==> flow/design.v <==
`timescale 1ns / 1ps
module dsp_macro_1(
input         CLK,
input  [17:0] A,
input  [17:0] B,
input  [47:0] C,
output [47:0] P
);
reg signed [17:0] a_r, b_r;
reg        [47:0] c_r;
reg signed [35:0] m_r;
reg        [47:0] p_r0, p_r1, p_r2;
always @(posedge CLK) begin
	a_r  <= A;
	b_r  <= B;
	c_r  <= C;
	m_r  <= a_r * b_r;
	p_r0 <= {{12{m_r[35]}}, m_r} + c_r;
	p_r1 <= p_r0;
	p_r2 <= p_r1;
end
assign P = p_r2;
endmodule
`timescale 1ns / 1ps
module mul(
input clk, 
input [7:0] w, 
input [7:0] x, 
output[15:0] y
);
wire [17:0] dsp_A, dsp_B;
wire [47:0] dsp_P;
assign dsp_A = w[7]? {10'b11_1111_1111, w} : {10'b00_0000_0000, w};
assign dsp_B = x[7]? {10'b11_1111_1111, x} : {10'b00_0000_0000, x};
assign y = dsp_P[15:0];
dsp_macro_1 u_dsp(.CLK(clk), .A(dsp_A), .B(dsp_B), .C(48'b0), .P(dsp_P));
endmodule
`timescale 1ns / 1ps
module adder_tree(
input clk, 
input rstn,
input vld_i,
input [15:0] mul_00, 
input [15:0] mul_01, 
input [15:0] mul_02, 
input [15:0] mul_03, 
input [15:0] mul_04, 
input [15:0] mul_05, 
input [15:0] mul_06, 
input [15:0] mul_07,
input [15:0] mul_08, 
input [15:0] mul_09, 
input [15:0] mul_10, 
input [15:0] mul_11, 
input [15:0] mul_12, 
input [15:0] mul_13, 
input [15:0] mul_14, 
input [15:0] mul_15, 
input [15:0] mul_16,
input [15:0] mul_17,
input [15:0] mul_18, 
input [15:0] mul_19, 
input [15:0] mul_20, 
input [15:0] mul_21, 
input [15:0] mul_22, 
input [15:0] mul_23, 
input [15:0] mul_24, 
input [15:0] mul_25,
input [15:0] mul_26,
output[20:0] acc_o,
output       vld_o 
);
reg [16:0] y1_0;
reg [16:0] y1_1;
reg [16:0] y1_2;
reg [16:0] y1_3;
reg [16:0] y1_4;
reg [16:0] y1_5;
reg [16:0] y1_6;
reg [16:0] y1_7;
reg [16:0] y1_8;
reg [16:0] y1_9;
reg [16:0] y1_10;
reg [16:0] y1_11;
reg [16:0] y1_12;
reg [16:0] y1_13;
reg [17:0] y2_0;
reg [17:0] y2_1;
reg [17:0] y2_2;
reg [17:0] y2_3;
reg [17:0] y2_4;
reg [17:0] y2_5;
reg [17:0] y2_6;
reg [18:0] y3_0;
reg [18:0] y3_1;
reg [18:0] y3_2;
reg [18:0] y3_3;
reg [19:0] y4_0;
reg [19:0] y4_1;
reg [20:0] y5;
reg vld_i_d1, vld_i_d2, vld_i_d3, vld_i_d4, vld_i_d5;
always@(posedge clk, negedge rstn) begin
	if(!rstn) begin
		y1_0 <= 17'd0;
		y1_1 <= 17'd0;
		y1_2 <= 17'd0;
		y1_3 <= 17'd0;
		y1_4 <= 17'd0;
		y1_5 <= 17'd0;
		y1_6 <= 17'd0;
		y1_7 <= 17'd0;
		y1_8 <= 17'd0;
		y1_9 <= 17'd0;
		y1_10 <= 17'd0;
		y1_11 <= 17'd0;
		y1_12 <= 17'd0;
		y1_13 <= 17'd0;
	end
	else begin 
		y1_0 <= $signed(mul_00) + $signed(mul_01);
		y1_1 <= $signed(mul_02) + $signed(mul_03);
		y1_2 <= $signed(mul_04) + $signed(mul_05);
		y1_3 <= $signed(mul_06) + $signed(mul_07);
		y1_4 <= $signed(mul_08) + $signed(mul_09);
		y1_5 <= $signed(mul_10) + $signed(mul_11);
		y1_6 <= $signed(mul_12) + $signed(mul_13);
		y1_7 <= $signed(mul_14) + $signed(mul_15);
		y1_8 <= $signed(mul_16) + $signed(mul_17);
		y1_9 <= $signed(mul_18) + $signed(mul_19);
		y1_10 <= $signed(mul_20) + $signed(mul_21);
		y1_11 <= $signed(mul_22) + $signed(mul_23);
		y1_12 <= $signed(mul_24) + $signed(mul_25);
		y1_13 <= $signed(mul_26);
	end
end
always@(posedge clk, negedge rstn) begin
	if(!rstn) begin
		y2_0 <= 18'd0;
		y2_1 <= 18'd0;
		y2_2 <= 18'd0;
		y2_3 <= 18'd0;
		y2_4 <= 18'd0;
		y2_5 <= 18'd0;
		y2_6 <= 18'd0;		
	end
	else begin 
		y2_0 <= $signed(y1_0) + $signed(y1_1);
		y2_1 <= $signed(y1_2) + $signed(y1_3);
		y2_2 <= $signed(y1_4) + $signed(y1_5);
		y2_3 <= $signed(y1_6) + $signed(y1_7);
		y2_4 <= $signed(y1_8) + $signed(y1_9);
		y2_5 <= $signed(y1_10) + $signed(y1_11);
		y2_6 <= $signed(y1_12) + $signed(y1_13);
	end
end
always@(posedge clk, negedge rstn) begin
	if(!rstn) begin
		y3_0 <= 19'd0;
		y3_1 <= 19'd0;
		y3_2 <= 19'd0;
		y3_3 <= 19'd0;
	end
	else begin 
		y3_0 <= $signed(y2_0) + $signed(y2_1);
		y3_1 <= $signed(y2_2) + $signed(y2_3);
		y3_2 <= $signed(y2_4) + $signed(y2_5);
		y3_3 <= $signed(y2_6);
	end
end
always@(posedge clk, negedge rstn) begin
	if(!rstn) begin
		y4_0 <= 20'd0;
		y4_1 <= 20'd0;
	end
	else begin
		y4_0 <= $signed(y3_0) + $signed(y3_1);
		y4_1 <= $signed(y3_2) + $signed(y3_3);
    end
end
always@(posedge clk, negedge rstn) begin
	if(!rstn)
		y5 <= 21'd0;
	else
		y5 <= $signed(y4_0) + $signed(y4_1);
end
always@(posedge clk, negedge rstn) begin
	if(!rstn) begin
		vld_i_d1 <= 0;
		vld_i_d2 <= 0;
		vld_i_d3 <= 0;
		vld_i_d4 <= 0;
		vld_i_d5 <= 0;
	end
	else begin 
		vld_i_d1 <= vld_i   ;
		vld_i_d2 <= vld_i_d1;
		vld_i_d3 <= vld_i_d2;
		vld_i_d4 <= vld_i_d3;
		vld_i_d5 <= vld_i_d4;		
	end
end
assign vld_o = vld_i_d5;
assign acc_o = $signed(y5);
endmodule
`timescale 1ns / 1ps
module mac(
input clk, 
input rstn, 
input vld_i, 
input [215:0] win, 
input [215:0] din,
output[ 20:0] acc_o, 
output        vld_o
);
wire[15:0] y00;
wire[15:0] y01;
wire[15:0] y02;
wire[15:0] y03;
wire[15:0] y04;
wire[15:0] y05;
wire[15:0] y06;
wire[15:0] y07;
wire[15:0] y08;
wire[15:0] y09;
wire[15:0] y10;
wire[15:0] y11;
wire[15:0] y12;
wire[15:0] y13;
wire[15:0] y14;
wire[15:0] y15;
wire[15:0] y16;
wire[15:0] y17;
wire[15:0] y18;
wire[15:0] y19;
wire[15:0] y20;
wire[15:0] y21;
wire[15:0] y22;
wire[15:0] y23;
wire[15:0] y24;
wire[15:0] y25;
wire[15:0] y26;
reg vld_i_d0, vld_i_d1, vld_i_d2, vld_i_d3, vld_i_d4;
mul u_mul_00(.clk(clk), .w(win[  7:  0]),.x(din[  7:  0]),.y(y00));
mul u_mul_01(.clk(clk), .w(win[ 15:  8]),.x(din[ 15:  8]),.y(y01));
mul u_mul_02(.clk(clk), .w(win[ 23: 16]),.x(din[ 23: 16]),.y(y02));
mul u_mul_03(.clk(clk), .w(win[ 31: 24]),.x(din[ 31: 24]),.y(y03));
mul u_mul_04(.clk(clk), .w(win[ 39: 32]),.x(din[ 39: 32]),.y(y04));
mul u_mul_05(.clk(clk), .w(win[ 47: 40]),.x(din[ 47: 40]),.y(y05));
mul u_mul_06(.clk(clk), .w(win[ 55: 48]),.x(din[ 55: 48]),.y(y06));
mul u_mul_07(.clk(clk), .w(win[ 63: 56]),.x(din[ 63: 56]),.y(y07));
mul u_mul_08(.clk(clk), .w(win[ 71: 64]),.x(din[ 71: 64]),.y(y08));
mul u_mul_09(.clk(clk), .w(win[ 79: 72]),.x(din[ 79: 72]),.y(y09));
mul u_mul_10(.clk(clk), .w(win[ 87: 80]),.x(din[ 87: 80]),.y(y10));
mul u_mul_11(.clk(clk), .w(win[ 95: 88]),.x(din[ 95: 88]),.y(y11));
mul u_mul_12(.clk(clk), .w(win[103: 96]),.x(din[103: 96]),.y(y12));
mul u_mul_13(.clk(clk), .w(win[111:104]),.x(din[111:104]),.y(y13));
mul u_mul_14(.clk(clk), .w(win[119:112]),.x(din[119:112]),.y(y14));
mul u_mul_15(.clk(clk), .w(win[127:120]),.x(din[127:120]),.y(y15));
mul u_mul_16(.clk(clk), .w(win[135:128]),.x(din[135:128]),.y(y16));
mul u_mul_17(.clk(clk), .w(win[143:136]),.x(din[143:136]),.y(y17));
mul u_mul_18(.clk(clk), .w(win[151:144]),.x(din[151:144]),.y(y18));
mul u_mul_19(.clk(clk), .w(win[159:152]),.x(din[159:152]),.y(y19));
mul u_mul_20(.clk(clk), .w(win[167:160]),.x(din[167:160]),.y(y20));
mul u_mul_21(.clk(clk), .w(win[175:168]),.x(din[175:168]),.y(y21));
mul u_mul_22(.clk(clk), .w(win[183:176]),.x(din[183:176]),.y(y22));
mul u_mul_23(.clk(clk), .w(win[191:184]),.x(din[191:184]),.y(y23));
mul u_mul_24(.clk(clk), .w(win[199:192]),.x(din[199:192]),.y(y24));
mul u_mul_25(.clk(clk), .w(win[207:200]),.x(din[207:200]),.y(y25));
mul u_mul_26(.clk(clk), .w(win[215:208]),.x(din[215:208]),.y(y26));
always@(posedge clk, negedge rstn) begin
	if(!rstn) begin
	    vld_i_d0 <= 0;
		vld_i_d1 <= 0;
		vld_i_d2 <= 0;
		vld_i_d3 <= 0;
		vld_i_d4 <= 0;
	end
	else begin 
		vld_i_d0 <= vld_i   ;
		vld_i_d1 <= vld_i_d0;
		vld_i_d2 <= vld_i_d1;
		vld_i_d3 <= vld_i_d2;
		vld_i_d4 <= vld_i_d3;		
	end
end
adder_tree u_adder_tree(
. clk(clk), 
. rstn(rstn),
. vld_i(vld_i_d4),
. mul_00(y00), 
. mul_01(y01), 
. mul_02(y02), 
. mul_03(y03), 
. mul_04(y04), 
. mul_05(y05), 
. mul_06(y06), 
. mul_07(y07),
. mul_08(y08),
. mul_09(y09), 
. mul_10(y10), 
. mul_11(y11), 
. mul_12(y12), 
. mul_13(y13), 
. mul_14(y14), 
. mul_15(y15), 
. mul_16(y16),
. mul_17(y17), 
. mul_18(y18), 
. mul_19(y19), 
. mul_20(y20), 
. mul_21(y21), 
. mul_22(y22), 
. mul_23(y23), 
. mul_24(y24), 
. mul_25(y25),
. mul_26(y26),  
. acc_o(acc_o),
. vld_o(vld_o) 
);
endmodule
=== From RTL to reports: mac ===
What the tools print for mac, step after step.
Line numbers count from 1 in the design file above.
Operators carry their Yosys type and port widths (W data, S select, Z words).
Cell names lack the library's common part.
Not given: -

* Design top: mac
* Clock port: clk
* Cell library: sky130hd
* Corner: tt_025C_1v80

=== Word level ===
Yosys after proc, flatten, opt, wreduce and memory -nomap, before mapping. Enables and synchronous resets that opt folds into registers are not counted as muxes. Memory bits, and registers merged into a memory's read port (data or address), are not among the register bits. Print and check cells are not counted. Equal cells are merged and count once.

* Bits in registers: 3209
* Bits of input ports: 435
* Output and inout bits: 22
* Word-level cells: 307

* Add/sub/neg operators: 26
* Multipliers: 27
* Muxes and demuxes: 54

{| class="wikitable"
|+ Operator list
! cell !! number
|-
| $mul A18 B18 Y16 || 27
|-
| $mux W18 || 54
|-
| $add A16 B16 Y17 || 13
|-
| $add A17 B17 Y18 || 6
|-
| $add A18 B18 Y19 || 3
|-
| $add A20 B20 Y21 || 1
|-
| $add A19 B18 Y20 || 1
|-
| $add A19 B19 Y20 || 1
|-
| $add A17 B16 Y18 || 1
|}

=== Logic depth ===
Longest topological path by Yosys (ltp), each cell counted once; first at word level (registers and memories cut), then after technology mapping (sequential cells cut; the memories' decode and read muxes count).

* Depth after elaboration: 1
* ABC_AREA: 0
* Depth in mapped cells: 22

=== Mapped cells and area ===
The flow's flattened synthesis, as Yosys stat reports it; memories are mapped. The netlist is that of the ABC_AREA named above (0 if unset); the other value can give another one.
The area totals of this step are shown rounded.

{| class="wikitable"
|+ Cell types
! cell type !! number !! total area (µm²)
|-
| dfxtp_1 || 2160 || 4.32E+04
|-
| fa_1 || 1927 || 3.86E+04
|-
| ha_1 || 1961 || 2.45E+04
|-
| dfrtp_1 || 509 || 1.27E+04
|-
| inv_1 || 3383 || 1.27E+04
|-
| xnor2_1 || 946 || 8.29E+03
|-
| and2_1 || 1127 || 7.05E+03
|-
| nand2_1 || 869 || 3.26E+03
|-
| a21oi_1 || 384 || 1.92E+03
|-
| nor2_1 || 443 || 1.66E+03
|-
| xor2_1 || 174 || 1.52E+03
|-
| nor3_1 || 184 || 920.883
|-
| nand3_1 || 171 || 855.821
|-
| nor2b_1 || 125 || 782
|-
| a21o_1 || 104 || 780.749
|-
| o21a_1 || 97 || 728.198
|-
| o21ai_0 || 130 || 650.624
|-
| o21ai_1 || 99 || 495.475
|}

Not listed: further types 50, cells in them 807.

* Standard cells after synthesis: 15600
* Cell area after synthesis: 166000 µm²
* Flip-flops: 2669

By module: a second synthesis without flattening, with its own total; a netlist apart from the flattened one above.

* Cell total of the unflattened synthesis: 54431
* Area total of the unflattened synthesis: 562000 µm²

Rows give one instance, submodules left out.

{| class="wikitable"
|+ By module
! module !! times used !! cells !! area (µm²)
|-
| dsp_macro_1 || 27 || 1903 || 19600
|-
| adder_tree || 1 || 3018 || 31300
|-
| mac || 1 || 5 || 125
|-
| mul || 27 || 1 || 3.8
|}

=== Path before layout ===
OpenSTA on the mapped netlist: ideal clock, no wires. The path of least setup slack (recovery checks aside). Input and output delay are each 20% of the period. Register names are those of the netlist, which keeps one name where synthesis merged equal registers.

* Path type: reg-to-reg
* Start: reg (no name shown)
* End: reg u_mul_03.u_dsp.m_r[15]
* Period: 6.0 ns
* Setup time: 0.136 ns
* Launch time at the first pin: 0.000 ns
* Arrival time: 4.941 ns
* Data required time: 5.864 ns
* Path slack: 0.923 ns
* Delay of the path: 5.077 ns
* Stages on the path: 19
* Path buffers: 0
* Period reached after synthesis: 5.077 ns

"delay of the path" = arrival - input delay + setup time.
"stages on the path" counts driving pins, that of a launching flip-flop among them; a cell with two outputs on the path counts twice.
"period reached after synthesis" is the clock period less the worst setup slack; recovery checks do not enter. This is arithmetic on one report: input and output delays are still those of the set period (20% each).

* Path through: dfxtp_1 > nand2_1 > fa_1 > inv_1 > fa_1 > fa_1 > inv_1 > fa_1 > inv_1 > fa_1 > inv_1 > fa_1 > inv_1 > ha_1 > and2_1 > o21ai_0 > o21ai_0 > o41ai_1 > xor2_1

{| class="wikitable"
|+ RTL lines, path after synthesis
! element !! line !! RTL
|-
| end, assigned || 17 || <nowiki>m_r <= a_r * b_r;</nowiki>
|-
| end, declared || 11 || <nowiki>reg signed [35:0] m_r;</nowiki>
|}

No chain of elaborated cells between the ends is given.

=== Path in the finished layout ===
From the final timing report of run A: the path of least setup slack in the routed layout; clock arrival at registers is part of the times.

* Path type: reg-to-reg
* Start: reg (no name shown)
* End: reg u_mul_14.u_dsp.m_r[14]
* Period: 4.99 ns
* Setup time: 0.10 ns
* Launch time at the first pin: 0.84 ns
* Arrival time: 5.95 ns
* Data required time: 5.75 ns
* Path slack: -0.21 ns
* Stages on the path: 21
* Path buffers: 1

* Path through: dfxtp_4 > and2_4 > fa_2 > inv_4 > fa_1 > inv_1 > fa_1 > inv_1 > fa_1 > inv_1 > fa_1 > inv_2 > fa_1 > inv_2 > ha_4 > buf_4 > nand3_1 > nand2_1 > nor2_1 > a21oi_1 > xor2_1

{| class="wikitable"
|+ RTL lines, path post-layout
! element !! line !! RTL
|-
| end, assigned || 17 || <nowiki>m_r <= a_r * b_r;</nowiki>
|-
| end, declared || 11 || <nowiki>reg signed [35:0] m_r;</nowiki>
|}

No chain of elaborated cells between the ends is given.

Memo
Re: implementation data of mac

Record of 4 stored runs of the RTL-to-layout flow on mac, platform sky130hd. The runs are unordered. Constraints: input delay and output delay 20% of the set period each, output load 0.01 pF.
"achieved clock period" is the run's clock period less its worst setup slack. It is reckoned from that one timing run; input and output delays stay at 20% of the period that was set.
"critical path time": the worst setup path's part of the clock period (all of it between registers, 20% less for each end at a port) less its slack. A launch clock that arrives late makes it longer, a capture clock that arrives late makes it shorter.
Results are given in rounded form.

=== Run A ===
{| class="wikitable"
! Setting !! Value
|-
| CAP_MARGIN || 0
|-
| CORE_ASPECT_RATIO || 1.41
|-
| CORE_MARGIN || 7
|-
| CORE_UTILIZATION || 18
|-
| CTS_CLUSTER_DIAMETER || 85
|-
| CTS_CLUSTER_SIZE || 38
|-
| GPL_TIMING_DRIVEN || 0
|-
| MAX_ROUTING_LAYER || met5
|-
| PLACE_DENSITY || 0.54
|-
| SETUP_SLACK_MARGIN || 0.58
|-
| SLEW_MARGIN || 30
|-
| period_ns || 4.99
|-
! Result !! Value
|-
| Chip area after synthesis (Yosys) || 166000 µm²
|-
| Overall die area || 952000 µm²
|-
| Std-cell area (final layout) || 201000 µm²
|-
| Final utilization || 21.8 %
|-
| Worst setup slack after layout || -0.206 ns
|-
| Sum of negative setup slack || -1.25 ns
|-
| Lowest hold slack || 0.256 ns
|-
| Achieved clock period || 5.196 ns
|-
| Critical path time || 5.20 ns
|-
| Critical path kind || reg-to-reg
|}

=== Run B ===
{| class="wikitable"
! Setting !! Value
|-
| CELL_PAD_IN_SITES_GLOBAL_PLACEMENT || 0
|-
| CORE_UTILIZATION || 51
|-
| CTS_CLUSTER_DIAMETER || 51
|-
| GPL_ROUTABILITY_DRIVEN || 1
|-
| MIN_ROUTING_LAYER || met2
|-
| PLACE_DENSITY || 0.68
|-
| SLEW_MARGIN || 0
|-
| period_ns || 3.46
|-
| CAP_MARGIN || 20
|-
| CORE_MARGIN || 2
|-
! Result !! Value
|-
| Chip area after synthesis (Yosys) || 166000 µm²
|-
| Overall die area || 331000 µm²
|-
| Std-cell area (final layout) || 212000 µm²
|-
| Final utilization || 65.4 %
|-
| Worst setup slack after layout || -1.55 ns
|-
| Sum of negative setup slack || -253 ns
|-
| Lowest hold slack || 0.172 ns
|-
| Achieved clock period || 5.006 ns
|-
| Critical path time || 5.01 ns
|-
| Critical path kind || reg-to-reg
|}

=== Run C ===
{| class="wikitable"
! Setting !! Value
|-
| CAP_MARGIN || 40
|-
| CORE_ASPECT_RATIO || 0.88
|-
| CORE_MARGIN || 2
|-
| CORE_UTILIZATION || 42
|-
| CTS_CLUSTER_SIZE || 20
|-
| GPL_TIMING_DRIVEN || 0
|-
| MAX_ROUTING_LAYER || met4
|-
| PLACE_DENSITY_LB_ADDON || 0.09
|-
| TNS_END_PERCENT || 80
|-
| period_ns || 5.63
|-
| SLEW_MARGIN || 20
|-
! Result !! Value
|-
| Chip area after synthesis (Yosys) || 166000 µm²
|-
| Overall die area || 401000 µm²
|-
| Std-cell area (final layout) || 188000 µm²
|-
| Final utilization || 47.8 %
|-
| Worst setup slack after layout || 0.225 ns
|-
| Sum of negative setup slack || 0.000 ns
|-
| Lowest hold slack || 0.288 ns
|-
| Achieved clock period || 5.405 ns
|-
| Critical path time || 5.41 ns
|-
| Critical path kind || reg-to-reg
|}

=== Run D ===
{| class="wikitable"
! Setting !! Value
|-
| ABC_AREA || 1
|-
| CAP_MARGIN || 5
|-
| CELL_PAD_IN_SITES_DETAIL_PLACEMENT || 0
|-
| CELL_PAD_IN_SITES_GLOBAL_PLACEMENT || 3
|-
| CORE_ASPECT_RATIO || 1.04
|-
| CORE_UTILIZATION || 47
|-
| CTS_CLUSTER_DIAMETER || 109
|-
| GPL_ROUTABILITY_DRIVEN || 0
|-
| GPL_TIMING_DRIVEN || 0
|-
| HOLD_SLACK_MARGIN || 0.15
|-
| MAX_ROUTING_LAYER || met5
|-
| MIN_ROUTING_LAYER || met2
|-
| PLACE_DENSITY || 0.68
|-
| SETUP_SLACK_MARGIN || -0.01
|-
| SLEW_MARGIN || 35
|-
| period_ns || 3.46
|-
| CORE_MARGIN || 2
|-
! Result !! Value
|-
| Chip area after synthesis (Yosys) || 176000 µm²
|-
| Overall die area || 378000 µm²
|-
| Std-cell area (final layout) || 212000 µm²
|-
| Final utilization || 57.2 %
|-
| Worst setup slack after layout || -1.73 ns
|-
| Sum of negative setup slack || -263 ns
|-
| Lowest hold slack || 0.203 ns
|-
| Achieved clock period || 5.192 ns
|-
| Critical path time || 5.19 ns
|-
| Critical path kind || reg-to-reg
|}
